==> flow/design.v <==
module Fifo_Datapath (
    input  logic        clk,
    input  logic        rst,
    input  logic        wc_en,       
    input  logic        rc_en,       
    input  logic [31:0] Data_in,
    output logic [31:0] Data_out,
    output logic        full,
    output logic        fifo_empty
);
    logic [3:0] w_addr;
    logic [3:0] r_addr;
    logic [31:0] Memory [15:0];
    logic [4:0] count;  
    always_ff @(posedge clk or posedge rst) begin
        if (rst)
            w_addr <= 0;
        else if (wc_en && !full)
            w_addr <= w_addr + 1;
    end
    always_ff @(posedge clk or posedge rst) begin
        if (rst) 
            r_addr <= 0;
        else if (rc_en && !fifo_empty)
            r_addr <= r_addr + 1;
    end
    always_ff @(posedge clk) begin
        if (wc_en && !full)
            Memory[w_addr] <= Data_in;
    end
    always_comb begin
        Data_out = (rst || fifo_empty)? 0: Memory[r_addr];
    end
    always_ff @(posedge clk or posedge rst) begin
        if (rst)
            count <= 0;
        else begin
            case ({wc_en && !full, rc_en && !fifo_empty})
                2'b10: count <= count + 1;  
                2'b01: count <= count - 1;  
                default: count <= count;    
            endcase
        end
    end
    assign full       = (count == 15);
    assign fifo_empty = (count == 0);
endmodule
module channel_ctrl(
    input  logic       clk,
    input  logic       rst,
    input  logic       channel_en,
    input  logic       readyIn,
    input  logic       fifo_full,
    input  logic       fifo_empty,
    input  logic       bsz,
    input  logic       tslb,
    input  logic       tsz,
    input  logic [1:0] M_HResp,
    output logic       irq,
    output logic [1:0] HTrans,
    output logic       write,
    output logic       b_sel, d_sel, t_sel, s_sel, h_sel,
    output logic       d_en, s_en, ts_en, burst_en, count_en, sz_en,
    output logic       rd_en, wr_en,
    output logic       trigger
);
    typedef enum logic [2:0] {
        DISABLED      = 3'b000,
        ENABLED       = 3'b001,
        READ_WAIT     = 3'b010,
        HOLD_READ     = 3'b011,
        WRITE_WAIT    = 3'b100,
        HOLD_WRITE    = 3'b101
    } state_t;
    localparam IDLE     = 2'b00;
    localparam BUSY     = 2'b01;
    localparam NON_SEQ  = 2'b10;
    localparam SEQ      = 2'b11;
    state_t current_state, next_state;
    always_ff @(posedge clk or posedge rst) begin
        if (rst)
            current_state <= DISABLED;
        else
            current_state <= next_state;
    end
    always_comb begin
        case (current_state)
            DISABLED: begin
                next_state = (channel_en) ? ENABLED : DISABLED;
            end
            ENABLED: begin
                next_state = tsz ? DISABLED : READ_WAIT;
            end
            READ_WAIT: begin
                if (!readyIn)
                    next_state = READ_WAIT;
                else if (!channel_en && readyIn) 
                    next_state = HOLD_READ;
                else if (channel_en && readyIn && !bsz && !M_HResp)
                    next_state = READ_WAIT;
                else if (channel_en && readyIn && bsz && (M_HResp == 0))
                    next_state = WRITE_WAIT;
                else
                    next_state = READ_WAIT;
            end
            HOLD_READ: begin
                if (channel_en && bsz) begin
                    next_state = WRITE_WAIT;
                end else if (channel_en && !bsz) begin
                    next_state = READ_WAIT;
                end else begin
                    next_state = HOLD_READ;
                end
            end
            WRITE_WAIT: begin
                if (!readyIn)
                    next_state = WRITE_WAIT;
                else if (channel_en && tsz && bsz)
                    next_state = DISABLED;
                else if (!channel_en && readyIn)
                    next_state = HOLD_WRITE; 
                else if (channel_en && readyIn && !bsz && (M_HResp == 0))
                    next_state = WRITE_WAIT; 
                else if (channel_en && readyIn && bsz && (M_HResp == 0))
                    next_state = READ_WAIT;
                else
                    next_state = WRITE_WAIT;
            end
            HOLD_WRITE: begin
                if (channel_en && !bsz) begin
                    next_state = WRITE_WAIT;
                end else if (channel_en && bsz) begin
                    if (tsz)
                        next_state = DISABLED;
                    else 
                        next_state = READ_WAIT;
                end else begin
                    next_state = HOLD_WRITE;
                end
            end
            default: next_state = current_state;
        endcase
    end
    always_comb begin
        irq       = 0;
        b_sel     = 0;
        d_sel     = 0;
        t_sel     = 0;
        s_sel     = 0;
        h_sel     = 0;
        d_en      = 0;
        s_en      = 0;
        ts_en     = 0;
        burst_en  = 0;
        count_en  = 0;
        sz_en     = 0;
        rd_en     = 0;
        wr_en     = 0;
        trigger   = 0;
        write     = 0;
        HTrans    = IDLE;
        case (current_state)
            DISABLED: begin
                if (channel_en) begin
                    t_sel     = 1;
                    d_sel     = 1;
                    s_sel     = 1;
                    burst_en  = 1;
                    s_en      = 1;
                    d_en      = 1;
                    sz_en     = 1;
                    ts_en     = 1;
                    HTrans    = IDLE;
                end
            end
            ENABLED: begin
                if (tsz) begin
                    irq = 1;
                end else if (channel_en) begin
                    write = 0;
                    count_en  = 1;
                    s_en = 1;
                    HTrans    = NON_SEQ;
                end
            end
            READ_WAIT: begin
                if (!readyIn && bsz) begin
                    write     = 0;
                    HTrans    = BUSY;
                    h_sel = 1;
                end else if (!readyIn && !bsz) begin
                    write = 0;
                    HTrans = BUSY;
                end else if (!channel_en && readyIn) begin
                    wr_en = 1;
                    HTrans = IDLE;
                end else if (channel_en && readyIn && (M_HResp == 0) && !bsz)  begin
                    write     = 0;
                    wr_en     = 1;
                    count_en  = 1;
                    s_en      = 1;
                    HTrans    = SEQ;
                end else if (channel_en && bsz && (M_HResp == 0) && readyIn)  begin
                    wr_en = 1;
                    ts_en = 1;
                    count_en = 1;
                    write    = 1;
                    h_sel    = 1;
                    d_en     = 1;
                    HTrans    = NON_SEQ;
                end
            end
            HOLD_READ: begin
                if (channel_en && !bsz) begin
                    count_en = 1;
                    s_en     = 1;
                    HTrans   = SEQ;
                end else if (channel_en && bsz) begin
                    ts_en = 1;
                    write = 1;
                    h_sel = 1;
                    d_en = 1;
                    count_en = 1;
                    HTrans = NON_SEQ;
                end else
                    HTrans = IDLE;
            end
            WRITE_WAIT: begin
                if (!readyIn && bsz) begin
                    write     = 1;
                    HTrans    = BUSY;
                    h_sel = 0;
                    trigger = 1;
                end else if (!readyIn && !bsz) begin
                    h_sel = 1;
                    trigger = 1;
                    HTrans = BUSY;
                    write = 1;
                end else if (!channel_en && readyIn) begin
                    rd_en = 1;
                    trigger = 1;
                    HTrans = IDLE;
                end else if (channel_en && tsz && bsz) begin
                    irq = 1;
                    rd_en = 1;
                    trigger = 1;
                    HTrans = IDLE;
                end else if (channel_en && readyIn && (M_HResp == 0) && !bsz) begin
                    h_sel = 1;
                    write = 1;
                    trigger = 1;
                    rd_en = 1;
                    d_en      =  1;
                    count_en  = 1;
                    HTrans    = SEQ;
                end
                else if (channel_en && readyIn && (M_HResp == 0) && !tslb && bsz) begin
                    h_sel = 0;
                    write = 0;
                    count_en  = 1;
                    s_en = 1;
                    trigger = 1;
                    rd_en = 1;
                    HTrans    = NON_SEQ;
                end else if (channel_en && readyIn && (M_HResp == 0) && tslb && bsz) begin
                    burst_en = 1;
                    b_sel = 1;
                    write = 0;
                    count_en  = 1;
                    s_en = 1;
                    h_sel = 0;
                    trigger = 1;
                    rd_en = 1;
                    HTrans    = NON_SEQ;
                end
            end
            HOLD_WRITE: begin
                if (channel_en && !bsz) begin
                    h_sel = 1;
                    write = 1;
                    d_en = 1;
                    count_en = 1;
                    HTrans = SEQ;
                end else if (channel_en && bsz) begin
                    if (tsz) begin
                        irq = 1;
                        HTrans = IDLE;
                    end else if (tslb) begin
                        burst_en = 1;
                        b_sel   = 1;
                        count_en = 1;
                        s_en = 1;
                        HTrans = NON_SEQ;
                    end else if (!tslb) begin
                        count_en = 1;
                        s_en = 1;
                        HTrans = NON_SEQ;
                    end
            end
        end
        endcase
    end
endmodule
module Dmac_Channel_Datapath (
    input  logic        clk,
    input  logic        rst,
    input  logic        s_sel,
    input  logic        d_sel,
    input  logic        b_sel,
    input  logic        t_sel,
    input  logic        s_en,
    input  logic        d_en,
    input  logic        ts_en,
    input  logic        sz_en,
    input  logic        burst_en,
    input  logic        count_en,
    input  logic        h_sel,
    input  logic        wr_en,
    input  logic        rd_en,
    input  logic        trigger,
    input  logic [31:0] S_Address,
    input  logic [31:0] D_Address,
    input  logic [31:0] T_Size,
    input  logic [31:0] B_Size,
    input  logic [31:0] R_Data,
    input  logic [1:0]  HSize,
    output logic        bs0,
    output logic        tslb,
    output logic        ts0,
    output logic        fifo_full,
    output logic        fifo_empty,
    output logic [31:0] MAddress,
    output logic [31:0] MWData,
    output logic [3:0]  MWStrb
);
    logic [31:0] Src_Addr, Dst_Addr, Transfer_Size, Burst_Size;
    logic [31:0] Incr_Src_Addr;
    logic [31:0] Incr_Dst_Addr;
    logic [31:0] Dec_Transfer_Size;
    always_comb begin
        Incr_Src_Addr      = Src_Addr + 32'd4;
        Incr_Dst_Addr      = Dst_Addr + 32'd4;
        Dec_Transfer_Size  = Transfer_Size - Burst_Size;
    end
    always_ff @(posedge clk or posedge rst) begin
        if (rst) begin
            Src_Addr <= 32'b0;
        end
        else if (s_en)
            Src_Addr <= s_sel ? S_Address : Incr_Src_Addr;
    end
    always_ff @(posedge clk or posedge rst) begin
        if (rst) begin
            Dst_Addr <= 32'b0;
        end
        else if (d_en)
            Dst_Addr <= d_sel ? D_Address : Incr_Dst_Addr;
    end
    always_ff @(posedge clk or posedge rst) begin
        if (rst) begin
            Transfer_Size <= 32'b0;
        end
        else if (ts_en)
            Transfer_Size <= t_sel ? T_Size : Dec_Transfer_Size;
    end
    always_ff @(posedge clk or posedge rst) begin
        if (rst) begin
            Burst_Size <= 32'b0;
        end
        else if (burst_en)
            Burst_Size <= (B_Size == 0)? 1: (b_sel ? 1 : B_Size);
    end
    assign tslb = (Transfer_Size < B_Size);
    logic [31:0] Decrement_Counter;
    logic [31:0] Decremented_Value;
    always_comb begin
        Decremented_Value = Decrement_Counter - 1;
    end
    always_ff @(posedge clk or posedge rst) begin
        if (rst)
            Decrement_Counter <= 32'b0;
        else if (count_en)
            Decrement_Counter <= (Decrement_Counter == 0) ? ((tslb) ? 0: Burst_Size-1)  : Decremented_Value;
    end
    assign MAddress = h_sel ? (Dst_Addr) : (Src_Addr);
    logic [31:0] fifo_out;
    Fifo_Datapath fifo_inst (
        .clk        (clk),
        .rst        (rst),
        .wc_en      (wr_en),
        .rc_en      (rd_en),
        .Data_in    (R_Data),
        .Data_out   (fifo_out),
        .full       (fifo_full),
        .fifo_empty (fifo_empty)
    );
    logic [1:0] HSize_Reg;
    always_ff @(posedge clk or posedge rst) begin
        if (rst) begin
            HSize_Reg <= 0;
        end
        else if (sz_en) begin
            HSize_Reg <= HSize;
        end
    end
    always_comb begin
        if (trigger) begin
            MWData = fifo_out;  
            case (HSize)
                2'b00: begin   
                    case (Src_Addr[1:0])
                        2'b00: MWStrb = 4'b0001;
                        2'b01: MWStrb = 4'b0010;
                        2'b10: MWStrb = 4'b0100;
                        2'b11: MWStrb = 4'b1000;
                        default: MWStrb = 4'b0000;
                    endcase
                end
                2'b01: begin   
                    case (Src_Addr[1:0])
                        2'b00: MWStrb = 4'b0011;  
                        2'b10: MWStrb = 4'b1100;
                        default: MWStrb = 4'b0000;
                    endcase
                end
                2'b10: MWStrb = 4'b1111;   
                default: MWStrb = 4'b0000;
            endcase
        end else begin
            MWData  = 32'b0;
            MWStrb  = 4'b0000;
        end
    end
    assign bs0 = (Decrement_Counter == 0);
    assign ts0 = (Transfer_Size == 0);
endmodule
module Dmac_Channel (
    input  logic        clk,
    input  logic        rst,
    input  logic        channel_en,
    input  logic        readyIn,
    input  logic [1:0]  M_HResp,
    input  logic [31:0] S_Address,
    input  logic [31:0] D_Address,
    input  logic [31:0] T_Size,
    input  logic [31:0] B_Size,
    input  logic [31:0] R_Data,
    input  logic [1:0]  HSize,
    output logic        irq,
    output logic        write,
    output logic [1:0]  HTrans,
    output logic [31:0] MAddress,
    output logic [31:0] MWData,
    output logic  [3:0] MWStrb
);
    logic s_sel, d_sel, b_sel, t_sel;
    logic s_en, d_en, ts_en, burst_en, count_en, sz_en;
    logic h_sel, rd_en, wr_en;
    logic fifo_full, fifo_empty;
    logic trigger;
    logic bs0, tslb, ts0;
    Dmac_Channel_Datapath datapath_inst (
        .clk         (clk),
        .rst         (rst),
        .s_sel       (s_sel),
        .d_sel       (d_sel),
        .b_sel       (b_sel),
        .t_sel       (t_sel),
        .s_en        (s_en),
        .d_en        (d_en),
        .ts_en       (ts_en),
        .sz_en       (sz_en),
        .burst_en    (burst_en),
        .count_en    (count_en),
        .h_sel       (h_sel),
        .wr_en       (wr_en),
        .rd_en       (rd_en),
        .trigger     (trigger),
        .S_Address   (S_Address),
        .D_Address   (D_Address),
        .T_Size      (T_Size),
        .B_Size      (B_Size),
        .R_Data      (R_Data),
        .HSize       (HSize),
        .bs0         (bs0),
        .tslb        (tslb),
        .ts0         (ts0),
        .fifo_full   (fifo_full),
        .fifo_empty  (fifo_empty),
        .MAddress    (MAddress),
        .MWData      (MWData),
        .MWStrb      (MWStrb)
    );
    channel_ctrl controller_inst (
        .clk         (clk),
        .rst         (rst),
        .channel_en  (channel_en),
        .readyIn     (readyIn),
        .fifo_full   (fifo_full),
        .fifo_empty  (fifo_empty),
        .bsz         (bs0),
        .tslb        (tslb),
        .tsz         (ts0),
        .M_HResp     (M_HResp),
        .irq         (irq),
        .HTrans      (HTrans),
        .write       (write),
        .b_sel       (b_sel),
        .d_sel       (d_sel),
        .t_sel       (t_sel),
        .s_sel       (s_sel),
        .h_sel       (h_sel),
        .d_en        (d_en),
        .s_en        (s_en),
        .ts_en       (ts_en),
        .sz_en       (sz_en),
        .burst_en    (burst_en),
        .count_en    (count_en),
        .rd_en       (rd_en),
        .wr_en       (wr_en),
        .trigger     (trigger)
    );
endmodule
module Dmac_Main_Ctrl(
    input  logic clk,
    input  logic rst,
    input  logic [1:0] DmacReq,
    input  logic con_new_sel,
    input  logic irq,
    input  logic Bus_Grant,
    input  logic C_config,
    output logic con_sel,
    output logic Bus_Req,
    output logic HReadyOut,
    output logic [1:0] S_HResp,
    output logic Interrupt,
    output logic con_en,
    output logic Channel_en_1, Channel_en_2,
    output logic hold,
    output logic [1:0] ReqAck
);
    typedef enum logic [1:0] {
        IDLE     = 2'b00,
        MSB_REQ  = 2'b01,
        LSB_REQ  = 2'b10,
        WAIT     = 2'b11
    } state_t;
    state_t current_state, next_state;
    always_ff @(posedge clk or posedge rst) begin
        if (rst)
            current_state <= IDLE;
        else
            current_state <= next_state;
    end
    always_comb begin
        hold         = 0;
        Bus_Req      = 0;
        Interrupt    = 0;
        con_en       = 0;
        con_sel      = 0;
        HReadyOut    = 0;
        ReqAck       = 2'b00;
        S_HResp      = 2'b00;
        next_state   = current_state;   
        case (current_state)
            IDLE: begin
                if (DmacReq[1] == 1'b1) begin
                    hold     = 1;
                    Bus_Req  = 1;
                    next_state = MSB_REQ;
                end else if (DmacReq == 2'b01) begin
                    hold     = 1;
                    Bus_Req  = 1;
                    next_state = LSB_REQ;
                end
            end
            MSB_REQ: begin
                if (!irq && ({C_config, Bus_Grant} == 2'b11)) begin
                    con_en       = 0;
                    con_sel      = 0;
                    ReqAck       = 2'b10;
                    next_state   = WAIT;
                end else if (irq && ({C_config, Bus_Grant} == 2'b11)) begin
                    Interrupt  = 1;
                    con_sel = 1;
                    next_state = IDLE;
                end else
                    Bus_Req = 1;
            end
            LSB_REQ: begin
                if (!irq && ({C_config, Bus_Grant} == 2'b11)) begin
                    con_en       = 1;
                    con_sel      = 1;
                    ReqAck       = 2'b01;
                    next_state   = WAIT;
                end else if (irq && ({C_config, Bus_Grant} == 2'b11)) begin
                    Interrupt  = 1;
                    con_sel = 1;
                    next_state = IDLE;
                end else
                    Bus_Req = 1;
            end
            WAIT: begin
                if (({Bus_Grant, con_new_sel} == 2'b00)) begin
                    next_state = MSB_REQ;
                    Bus_Req    = 1;
                end else if (({Bus_Grant, con_new_sel} == 2'b01)) begin
                    next_state = LSB_REQ;
                    Bus_Req    = 1;
                    con_sel    = 1;
                end else
                 if (!irq && !con_new_sel) begin
                    con_sel    = 0;
                    con_en     = 1;
                    next_state = WAIT;
                end else if (!irq && con_new_sel) begin
                    con_sel    = 1;
                    con_en     = 1;
                    next_state = WAIT;
                end else if (irq && ({Bus_Grant, con_new_sel} == 2'b10)) begin
                    Interrupt  = 1;
                    con_sel = con_new_sel;
                    next_state = IDLE;
                end else if (irq && ({Bus_Grant, con_new_sel} == 2'b11)) begin
                    Interrupt  = 1;
                    con_sel = con_new_sel;
                    next_state = IDLE;
                end
            end
        endcase
    end
    always_comb begin
        Channel_en_1 = 0;
        Channel_en_2 = 0;
        case (current_state)
            MSB_REQ: Channel_en_1 = C_config && Bus_Grant;
            LSB_REQ: Channel_en_2 = C_config && Bus_Grant;
            WAIT: begin
                Channel_en_1 = Bus_Grant && !con_new_sel;
                Channel_en_2 = Bus_Grant && con_new_sel;
            end
            default: ;
        endcase
    end
endmodule
module Dmac_Main_Datapath(
    input logic clk,
    input logic rst,
    input logic write,
    input logic HSel,
    input logic [1:0] STrans,  
    input logic channel_en_1,
    input logic channel_en_2,
    input logic [31:0] HWData,
    input logic [31:0] HAddr,
    input logic [31:0] MRData,
    input logic HReady,
    input logic [1:0] M_HResp,
    input logic con_en,
    input logic con_sel,
    output logic C_config,
    output logic irq,
    output logic con_new_sel,
    output logic [31:0] MAddress,
    output logic [31:0] MWData,
    output logic [3:0] MBurst_Size,
    output logic MWrite,
    output logic [3:0] MWStrb,
    output logic [1:0] MTrans
);
logic dmac_selected;
logic [3:0] decoded_address;
logic [31:0] Size_Reg, SAddr_Reg, DAddr_Reg, Ctrl_Reg;
logic [31:0] latched_address;
logic latched_write, latched_sel;
logic [1:0] latched_STrans;
assign  dmac_selected = latched_write && latched_STrans[1] && latched_sel;
assign decoded_address = latched_address[5:2];
assign C_config = Ctrl_Reg[16];
always_ff @( posedge clk ) begin
    if (rst) begin
        latched_address <= 32'b0;
        latched_write <= 0;
        latched_STrans <= 2'b0;
        latched_sel <= 0;
    end else begin
        latched_address <= HAddr;
        latched_STrans <= STrans;
        latched_sel <= HSel;
        latched_write <= write;
    end
end
always_ff @(posedge clk or posedge rst) begin
    if (rst) begin
        Size_Reg <= 32'b0;
        SAddr_Reg <= 32'b0;
        DAddr_Reg <= 32'b0;
        Ctrl_Reg <= 32'b0;
    end
    else if (irq)
        Ctrl_Reg <= 32'b0;
    else if (dmac_selected) begin
        case (decoded_address)
            4'b0000: Size_Reg <=  HWData;
            4'b0001: SAddr_Reg <= HWData;
            4'b0010: DAddr_Reg <= HWData;
            4'b0011: Ctrl_Reg <=  HWData;
            default: ;
        endcase
    end
end
logic irq_1;
logic write_1;
logic [1:0]  MTrans_1;
logic [31:0] MAddress_1;
logic [31:0] MWData_1;
logic [3:0] MWStrb_1;
Dmac_Channel channel_1 (
    .clk(clk),
    .rst(rst),
    .channel_en(channel_en_1),
    .readyIn(HReady),
    .M_HResp(M_HResp),
    .S_Address(SAddr_Reg),
    .D_Address(DAddr_Reg),
    .T_Size(Size_Reg),
    .B_Size({{28{1'b0}}, {Ctrl_Reg[3:0]}}),
    .R_Data(MRData),
    .HSize(Ctrl_Reg[5:4]),
    .irq(irq_1),
    .write(write_1),
    .HTrans(MTrans_1),
    .MAddress(MAddress_1),
    .MWData(MWData_1),
    .MWStrb(MWStrb_1)
);
logic irq_2;
logic write_2;
logic [1:0]  MTrans_2;
logic [31:0] MAddress_2;
logic [31:0] MWData_2;
logic [3:0] MWStrb_2;
Dmac_Channel channel_2 (
    .clk(clk),
    .rst(rst),
    .channel_en(channel_en_2),
    .readyIn(HReady),
    .M_HResp(M_HResp),
    .S_Address(SAddr_Reg),
    .D_Address(DAddr_Reg),
    .T_Size(Size_Reg),
    .B_Size({{28{1'b0}}, {Ctrl_Reg[3:0]}}) ,
    .R_Data(MRData),
    .HSize(Ctrl_Reg[5:4]),
    .irq(irq_2),
    .write(write_2),
    .HTrans(MTrans_2),
    .MAddress(MAddress_2),
    .MWData(MWData_2),
    .MWStrb(MWStrb_2)
);
assign MAddress = con_sel? MAddress_2 : MAddress_1;
assign MWData = con_sel? MWData_2 : MWData_1;
assign MTrans = con_sel? MTrans_2 : MTrans_1;
assign MBurst_Size = Ctrl_Reg[3:0];
assign MWrite = con_sel? write_2 : write_1;
assign irq = irq_1 || irq_2; 
assign MWStrb = con_sel? MWStrb_2 : MWStrb_1;
always_ff @(posedge clk or posedge rst) begin
    if (rst) begin
        con_new_sel <= 0;
    end
    else if (con_en) begin
        con_new_sel <= con_sel;
    end
end
endmodule
module Dmac_Top (
    input  logic        clk,
    input  logic        rst,
    input  logic        write,
    input  logic        HSel,
    input  logic [1:0]  STrans,
    input  logic [31:0] HWData,
    input  logic [31:0] HAddr,
    input  logic [31:0] MRData,
    input  logic        HReady,
    input  logic [1:0]  M_HResp,
    output logic HReadyOut,
    output logic [1:0] S_HResp,
    input  logic [1:0]  DmacReq,      
    input  logic        Bus_Grant,   
    output logic [31:0] MAddress,
    output logic [31:0] MWData,
    output logic [3:0]  MBurst_Size,
    output logic        MWrite,
    output logic [1:0]  MTrans,
    output logic [3:0]  MWStrb,
    output logic        Bus_Req,
    output logic        Interrupt,
    output logic [1:0]  ReqAck
);
    logic con_sel, con_en, irq, con_new_sel, C_config;
    logic hold;
    logic channel_en_1, channel_en_2;
    Dmac_Main_Datapath datapath_inst (
        .clk            (clk),
        .rst            (rst),
        .write          (write),
        .HSel           (HSel),
        .STrans         (STrans),
        .channel_en_1   (channel_en_1),
        .channel_en_2   (channel_en_2),
        .HWData         (HWData),
        .HAddr          (HAddr),
        .MRData         (MRData),
        .HReady         (HReady),
        .M_HResp          (M_HResp),
        .con_en         (con_en),
        .con_sel        (con_sel),
        .C_config       (C_config),
        .irq            (irq),
        .con_new_sel    (con_new_sel),
        .MAddress       (MAddress),
        .MWData         (MWData),
        .MBurst_Size    (MBurst_Size),
        .MWrite         (MWrite),
        .MTrans         (MTrans),
        .MWStrb         (MWStrb)
    );
    Dmac_Main_Ctrl controller_inst (
        .clk            (clk),
        .rst            (rst),
        .DmacReq        (DmacReq),
        .con_new_sel    (con_new_sel),
        .irq            (irq),
        .Bus_Grant      (Bus_Grant),
        .C_config       (C_config),
        .con_sel        (con_sel),
        .HReadyOut      (HReadyOut),
        .S_HResp          (S_HResp),
        .Bus_Req        (Bus_Req),
        .Interrupt      (Interrupt),
        .con_en         (con_en),
        .Channel_en_1   (channel_en_1),
        .Channel_en_2   (channel_en_2),
        .hold           (hold),
        .ReqAck         (ReqAck)
    );
endmodule
Memo
Re: synthesis data of Dmac_Top

== From RTL to reports: Dmac_Top ==
Tool output for the design above before and after an edit, in the order of the flow.
"before" refers to lines of the RTL above, "after" to lines of the edited file.
"difference": "after" minus "before" as printed here. "rel. change": 100 x difference / "before".
Library cell names are shortened.
Not given: -
Set-up
  design top: Dmac_Top
  clock input: clk
  cell library: sky130hd
  library corner: tt_025C_1v80

== Edit of the RTL ==
Unified diff, file above to edited file.
The edit is scripted: it alters the design's behaviour and was not made to optimise anything.
begin of diff
@@ -784,5 +784,5 @@
     input  logic [31:0] HWData,
     input  logic [31:0] HAddr,
-    input  logic [31:0] MRData,
+    input  logic [31:0] MRData_in,
     input  logic        HReady,
     input  logic [1:0]  M_HResp,
@@ -801,4 +801,6 @@
     output logic [1:0]  ReqAck
 );
+    reg [31:0] MRData;
+    always @(posedge clk) MRData <= MRData_in;
     logic con_sel, con_en, irq, con_new_sel, C_config;
     logic hold;
end of diff

== Word level ==
Source: Yosys, flattened and elaborated, memories not mapped. Widths are those after wreduce. Registers that Yosys merges into a memory's read port (data or address) are not register bits. Print and check cells do not count.
Memory sizes are those after Yosys's memory passes, which may raise the word count (mostly to a power of two), join words into wider ones and drop unused or constant bits.
Operators by class
  add/sub/neg operators: before 18, after 18, difference 0, rel. change 0.00%
  magnitude comparators: before 2, after 2, difference 0, rel. change 0.00%
  eq/ne operators: before 38, after 38, difference 0, rel. change 0.00%
  mux-type cells: before 326, after 326, difference 0, rel. change 0.00%
  bitwise logic cells: before 1, after 1, difference 0, rel. change 0.00%
  reduce/logical cells: before 101, after 101, difference 0, rel. change 0.00%
Unchanged operator kinds not shown: 50.
Storage and ports
  register bits after elaboration: before 478, after 510, difference +32, rel. change +6.69%
  RAM bits: before 1024, after 1024, difference 0, rel. change 0.00%
  memory cells: before 2, after 2, difference 0, rel. change 0.00%
  input bits: before 108, after 108, difference 0, rel. change 0.00%
  output and inout port bits: before 82, after 82, difference 0, rel. change 0.00%
  word-level cells: before 516, after 517, difference +1, rel. change +0.19%
Memories
  shape (words x width / read and write ports): before datapath_inst.channel_1.datapath_inst.fifo_inst.Memory 16 x 32 bit 1R1W; datapath_inst.channel_2.datapath_inst.fifo_inst.Memory 16 x 32 bit 1R1W, after datapath_inst.channel_1.datapath_inst.fifo_inst.Memory 16 x 32 bit 1R1W; datapath_inst.channel_2.datapath_inst.fifo_inst.Memory 16 x 32 bit 1R1W

== Longest topological paths ==
Yosys ltp: most cells in a row. Word level: on the elaborated netlist, between registers, memories and ports. Mapped: between sequential cells and ports; inverters and the memories' decode and read muxes count.
Depth
  depth in word-level cells: before 20, after 20, difference 0, rel. change 0.00%
  ABC_AREA: before 0, after 0
  mapped depth: before 16, after 17, difference +1, rel. change +6.25%
  depth with buffers taken out: before 16, after 16, difference 0, rel. change 0.00%

== Mapped cells and area ==
Yosys stat after the flow's synthesis: flattened, memories mapped to cells. It holds for the ABC_AREA given above (unset counts as 0); a run with the other value may have another netlist.
Cell types
  mux4_2: before 224, after 320, difference +96, rel. change +42.86%
  mux2i_1: before 203, after 116, difference -87, rel. change -42.86%
  nor2_1: before 159, after 210, difference +51, rel. change +32.08%
  o21ai_0: before 345, after 297, difference -48, rel. change -13.91%
  a21oi_1: before 205, after 163, difference -42, rel. change -20.49%
  a221oi_1: before 35, after 0, difference -35, rel. change -100.00%
  a211oi_1: before 37, after 3, difference -34, rel. change -91.89%
  and3_1: before 26, after 58, difference +32, rel. change +123.08%
  dfxtp_1: before 7, after 39, difference +32, rel. change +457.14%
  nand2_1: before 315, after 284, difference -31, rel. change -9.84%
  a22oi_1: before 35, after 5, difference -30, rel. change -85.71%
  nand3_1: before 89, after 60, difference -29, rel. change -32.58%
  a31o_2: before 31, after 2, difference -29, rel. change -93.55%
  nor2b_1: before 22, after 51, difference +29, rel. change +131.82%
  buf_2: before 37, after 14, difference -23, rel. change -62.16%
  xor2_1: before 81, after 61, difference -20, rel. change -24.69%
  clkbuf_1: before 157, after 175, difference +18, rel. change +11.46%
  nor4_1: before 27, after 44, difference +17, rel. change +62.96%
Unchanged cell types not shown: 16.
Not every row of either side is listed.
Mapped netlist
  cells in the netlist: before 4300, after 4184, difference -116, rel. change -2.70%
  cell area after synthesis (um^2): before 62805.2, after 63528.4, difference +723.2, rel. change +1.15%
  sequential area (um^2): before 41153.2, after 41793.8, difference +640.6, rel. change +1.56%
  mapped flip-flops: before 1441, after 1473, difference +32, rel. change +2.22%
  buffers: before 257, after 246, difference -11, rel. change -4.28%
By module: a second synthesis without flattening, with its own total; a netlist apart from the flattened one above.
Second synthesis, totals
  cell total of the unflattened synthesis: before 5273, after 5305, difference +32, rel. change +0.61%
  area total of the unflattened synthesis (um^2): before 71034.4, after 71675.0, difference +640.6, rel. change +0.90%
Rows give one instance, submodules left out.
Modules, before
  Fifo_Datapath: times used 2, cells 878, area 20250.7 um^2, sequential area 15700.1 um^2
  Dmac_Channel_Datapath: times used 2, cells 1491, area 11981.5 um^2, sequential area 4003.8 um^2
  Dmac_Main_Datapath: times used 1, cells 344, area 5037.3 um^2, sequential area 2742.6 um^2
  channel_ctrl: times used 2, cells 74, area 600.6 um^2, sequential area 151.4 um^2
  Dmac_Main_Ctrl: times used 1, cells 43, area 331.6 um^2, sequential area 101.3 um^2
  Dmac_Channel: times used 2, cells 0, area 0.0 um^2, sequential area 0.0 um^2
  Dmac_Top: times used 1, cells 0, area 0.0 um^2, sequential area 0.0 um^2
Modules, after
  Fifo_Datapath: times used 2, cells 878, area 20250.7 um^2, sequential area 15700.1 um^2
  Dmac_Channel_Datapath: times used 2, cells 1491, area 11981.5 um^2, sequential area 4003.8 um^2
  Dmac_Main_Datapath: times used 1, cells 344, area 5037.3 um^2, sequential area 2742.6 um^2
  channel_ctrl: times used 2, cells 74, area 600.6 um^2, sequential area 151.4 um^2
  Dmac_Top: times used 1, cells 32, area 640.6 um^2, sequential area 640.6 um^2
  Dmac_Main_Ctrl: times used 1, cells 43, area 331.6 um^2, sequential area 101.3 um^2
  Dmac_Channel: times used 2, cells 0, area 0.0 um^2, sequential area 0.0 um^2

== Timing after synthesis ==
Path of least setup slack by OpenSTA after synthesis, without wires, with an ideal clock, recovery checks aside; 20% of the period is set as input and as output delay. Where synthesis merged equal registers, the netlist keeps one of their names.
Timing path after synthesis
  path type: before in2out, after in2reg
  start: before input HReady, after input M_HResp[1]
  end: before output MAddress[10], after memory datapath_inst.channel_1.datapath_inst.fifo_inst.Memory[3][0]
  clock period (ps): before 10000, after 10000, difference 0, rel. change 0.00%
  input delay (ps): before 2000, after 2000, difference 0, rel. change 0.00%
  external output delay (ps): before 2000
  library setup time (ps): after 461
  launch time at the first pin (ps): before 2000, after 2000, difference 0, rel. change 0.00%
  arrival time (ps): before 3890, after 5388, difference +1498, rel. change +38.51%
  data required time (ps): before 8000, after 9539, difference +1539, rel. change +19.24%
  setup slack (ps): before 4110, after 4151, difference +41
  path delay (ps): before 1890, after 3849, difference +1959, rel. change +103.65%
  driving pins on the path: before 9, after 7, difference -2, rel. change -22.22%
  path buffers: before 3, after 2, difference -1, rel. change -33.33%
  synthesis period reached (ps): before 5890, after 5849, difference -41, rel. change -0.70%
"path delay" is the arrival time less input delay plus setup time.
A path that ends at an output port has no setup time.
"driving pins on the path": output pins that drive a net of the path, with the launching flip-flop's if there is one; two outputs of one cell count as two.
"synthesis period reached" is the clock period less the worst setup slack; recovery checks do not enter. This is arithmetic on one report: input and output delays are still those of the set period (20% each).
Between the ends stands the longest chain of elaborated cells between them, by number of cells; it is not shown to be the way that was timed. Of several equally long chains one is given.
A line is the first line of the expression or statement that the cell stems from. Yosys adds cells for indexed reads and writes and turns some case tables into memories.
Between the ends, after synthesis, before
  path through: clkbuf_1 a21oi_1 a211oi_1 a31oi_1 o22ai_2 a41oi_1 buf_2 buf_1 mux2i_1
  cells in the longest elaborated chain: 15
  elaborated cells between the ends (all ways): 66
  classes of those cells: mux (43); reduce/logical (23)
Ends and longest elaborated chain, after synthesis, before
  start: declaration: line 787  | input  logic        HReady,
  1-bit logical AND: line 239  | end else if (!channel_en && readyIn) begin
  1-bit two-way mux: line 239
  1-bit two-way mux: line 234  | end else if (!readyIn && !bsz) begin
  1-bit two-way mux: line 229  | if (!readyIn && bsz) begin
  1-bit case mux with 3-bit select: line 162  | case (current_state)
  1-bit logical OR: line 767  | assign irq = irq_1 || irq_2;
  1-bit logical AND: line 624  | end else if (irq && ({Bus_Grant, con_new_sel} == 2'b11)) begin
  1-bit two-way mux: line 624
  1-bit two-way mux: line 620  | end else if (irq && ({Bus_Grant, con_new_sel} == 2'b10)) begin
  1-bit two-way mux: line 616  | end else if (!irq && con_new_sel) begin
  1-bit two-way mux: line 612  | if (!irq && !con_new_sel) begin
  1-bit two-way mux: line 607  | end else if (({Bus_Grant, con_new_sel} == 2'b01)) begin
  1-bit two-way mux: line 604  | if (({Bus_Grant, con_new_sel} == 2'b00)) begin
  1-bit case mux with 4-bit select: line 565  | case (current_state)
  32-bit two-way mux: line 762  | assign MAddress = con_sel? MAddress_2 : MAddress_1;
  end: declaration: line 793  | output logic [31:0] MAddress,
after: Only ways into the end's enable, where the timed path ends, are counted here.
Between the ends, after synthesis, after
  path through: or2_2 clkbuf_1 nand2_1 o2111a_1 clkbuf_1 nand2_1 nor3_1
  cells in the longest elaborated chain: 11
  elaborated cells between the ends (all ways): 14
  classes of those cells: mux (8); reduce/logical (6)
Ends and longest elaborated chain, after synthesis, after
  start: declaration: line 788  | input  logic [1:0]  M_HResp,
  2-bit logical NOT: line 203  | end else if (channel_en && bsz && (M_HResp == 0) && readyIn)  begin
  1-bit logical AND x2: line 203
  1-bit two-way mux: line 203
  1-bit two-way mux: line 197  | end else if (channel_en && readyIn && (M_HResp == 0) && !bsz)  begin
  1-bit two-way mux: line 194  | end else if (!channel_en && readyIn) begin
  1-bit two-way mux: line 191  | end else if (!readyIn && !bsz) begin
  1-bit two-way mux: line 187  | if (!readyIn && bsz) begin
  1-bit two-way mux: line 162  | case (current_state)
  1-bit logical AND: line 28  | if (wc_en && !full)
  4-bit two-way mux: line 28
  end: declaration: line 13  | logic [31:0] Memory [15:0];

== Worst path after layout ==
Path of least setup slack in the final report of each run of set A (OpenROAD, finished layout, wires in). Where an end is a register, its clock arrival counts in the times.
The report prints the path's times to 10 ps; the period is as set.
Timing path after layout
  path type: before in2out, after in2out
  start: before input HReady, after input Bus_Grant
  end: before output MAddress[24], after output MAddress[1]
  clock period (ps): before 10000, after 10000, difference 0, rel. change 0.00%
  input delay (ps): before 2000, after 2000, difference 0, rel. change 0.00%
  external output delay (ps): before 2000, after 2000, difference 0, rel. change 0.00%
  launch time at the first pin (ps): before 2000, after 2000, difference 0, rel. change 0.00%
  arrival time (ps): before 6470, after 5880, difference -590, rel. change -9.12%
  data required time (ps): before 8000, after 8000, difference 0, rel. change 0.00%
  setup slack (ps): before 1530, after 2120, difference +590
  driving pins on the path: before 10, after 10, difference 0, rel. change 0.00%
  path buffers: before 3, after 4, difference +1, rel. change +33.33%
Between the ends stands the longest chain of elaborated cells between them, by number of cells; it is not shown to be the way that was timed. Of several equally long chains one is given.
Between the ends, after layout, before
  path through: clkdlybuf4s50_1 nor3b_1 o211ai_1 a21boi_0 a211oi_1 a31oi_4 buf_4 mux2i_1 mux2i_1 clkdlybuf4s50_1
  cells in the longest elaborated chain: 15
  elaborated cells between the ends (all ways): 66
  classes of those cells: mux (43); reduce/logical (23)
Ends and longest elaborated chain, after layout, before
  start: declaration: line 787  | input  logic        HReady,
  1-bit logical AND: line 239  | end else if (!channel_en && readyIn) begin
  1-bit two-way mux: line 239
  1-bit two-way mux: line 234  | end else if (!readyIn && !bsz) begin
  1-bit two-way mux: line 229  | if (!readyIn && bsz) begin
  1-bit case mux with 3-bit select: line 162  | case (current_state)
  1-bit logical OR: line 767  | assign irq = irq_1 || irq_2;
  1-bit logical AND: line 624  | end else if (irq && ({Bus_Grant, con_new_sel} == 2'b11)) begin
  1-bit two-way mux: line 624
  1-bit two-way mux: line 620  | end else if (irq && ({Bus_Grant, con_new_sel} == 2'b10)) begin
  1-bit two-way mux: line 616  | end else if (!irq && con_new_sel) begin
  1-bit two-way mux: line 612  | if (!irq && !con_new_sel) begin
  1-bit two-way mux: line 607  | end else if (({Bus_Grant, con_new_sel} == 2'b01)) begin
  1-bit two-way mux: line 604  | if (({Bus_Grant, con_new_sel} == 2'b00)) begin
  1-bit case mux with 4-bit select: line 565  | case (current_state)
  32-bit two-way mux: line 762  | assign MAddress = con_sel? MAddress_2 : MAddress_1;
  end: declaration: line 793  | output logic [31:0] MAddress,
Between the ends, after layout, after
  path through: clkdlybuf4s50_1 inv_1 nor2_1 buf_4 a221o_1 nand2_2 buf_4 mux2i_1 mux2i_1 clkdlybuf4s50_1
  cells in the longest elaborated chain: 19
  elaborated cells between the ends (all ways): 95
  classes of those cells: eq/ne (4); mux (57); reduce/logical (34)
Ends and longest elaborated chain, after layout, after
  start: declaration: line 792  | input  logic        Bus_Grant,
  1-bit logical AND: line 639  | Channel_en_1 = Bus_Grant && !con_new_sel;
  1-bit case mux with 2-bit select: line 635  | case (current_state)
  1-bit logical AND x2: line 243  | end else if (channel_en && tsz && bsz) begin
  1-bit two-way mux: line 243
  1-bit two-way mux: line 239  | end else if (!channel_en && readyIn) begin
  1-bit two-way mux: line 234  | end else if (!readyIn && !bsz) begin
  1-bit two-way mux: line 229  | if (!readyIn && bsz) begin
  [4 not listed]
  1-bit two-way mux: line 620  | end else if (irq && ({Bus_Grant, con_new_sel} == 2'b10)) begin
  1-bit two-way mux: line 616  | end else if (!irq && con_new_sel) begin
  1-bit two-way mux: line 612  | if (!irq && !con_new_sel) begin
  1-bit two-way mux: line 607  | end else if (({Bus_Grant, con_new_sel} == 2'b01)) begin
  1-bit two-way mux: line 604  | if (({Bus_Grant, con_new_sel} == 2'b00)) begin
  1-bit case mux with 4-bit select: line 565  | case (current_state)
  32-bit two-way mux: line 762  | assign MAddress = con_sel? MAddress_2 : MAddress_1;
  end: declaration: line 793  | output logic [31:0] MAddress,

== Layout results ==
Both versions went through the flow (Yosys, OpenROAD) with the same settings in each pair. Constraints: input delay and output delay 20% of the set period each, output load 0.01 pF.
Flow settings, set A
  CORE_UTILIZATION: 40
  PLACE_DENSITY: 0.6
  period_ns: 10.0
  CAP_MARGIN: 20
  CORE_MARGIN: 2
  SLEW_MARGIN: 20
Results, set A
  cell area after synthesis (um^2): before 62805.2, after 63528.4, difference +723.2, rel. change +1.15%
  die size (um^2): before 160200.0, after 162026.0, difference +1826.0, rel. change +1.14%
  standard-cell area after routing (um^2): before 71964.0, after 72757.3, difference +793.3, rel. change +1.10%
  utilization after routing (%): before 46.1, after 46.0, difference -0.1
  worst setup slack after layout (ps): before 1529, after 2123, difference +594
  sum of negative setup slack (ps): before 0, after 0, difference 0
  worst hold slack after layout (ps): before 476, after 470, difference -6
  power consumption (uW): before 12669, after 12767, difference +98, rel. change +0.77%
  achieved clock period (ps): before 8471, after 7877, difference -594, rel. change -7.01%
Flow settings, set B
  ABC_AREA: 0
  CAP_MARGIN: 0
  CORE_UTILIZATION: 34
  CTS_CLUSTER_DIAMETER: 245
  CTS_CLUSTER_SIZE: 58
  GPL_TIMING_DRIVEN: 1
  MAX_ROUTING_LAYER: met5
  PLACE_DENSITY_LB_ADDON: 0.2
  SLEW_MARGIN: 35
  TNS_END_PERCENT: 50
  period_ns: 4.75
  CORE_MARGIN: 2
Results, set B
  cell area after synthesis (um^2): before 62805.2, after 63528.4, difference +723.2, rel. change +1.15%
  die size (um^2): before 188174.0, after 190323.0, difference +2149.0, rel. change +1.14%
  standard-cell area after routing (um^2): before 70822.9, after 71439.8, difference +616.9, rel. change +0.87%
  utilization after routing (%): before 38.6, after 38.5, difference -0.1
  worst setup slack after layout (ps): before -144, after -306, difference -162
  sum of negative setup slack (ps): before -2383, after -10842, difference -8459
  worst hold slack after layout (ps): before 495, after 483, difference -12
  power consumption (uW): before 19662, after 19738, difference +76, rel. change +0.39%
  achieved clock period (ps): before 4894, after 5056, difference +162, rel. change +3.31%
"achieved clock period" = clock period - worst setup slack. The figure is calculated, with input and output delays left at 20% of the set period.
"power consumption" rests on the timing tool's default activity at the inputs, not on a simulated workload.
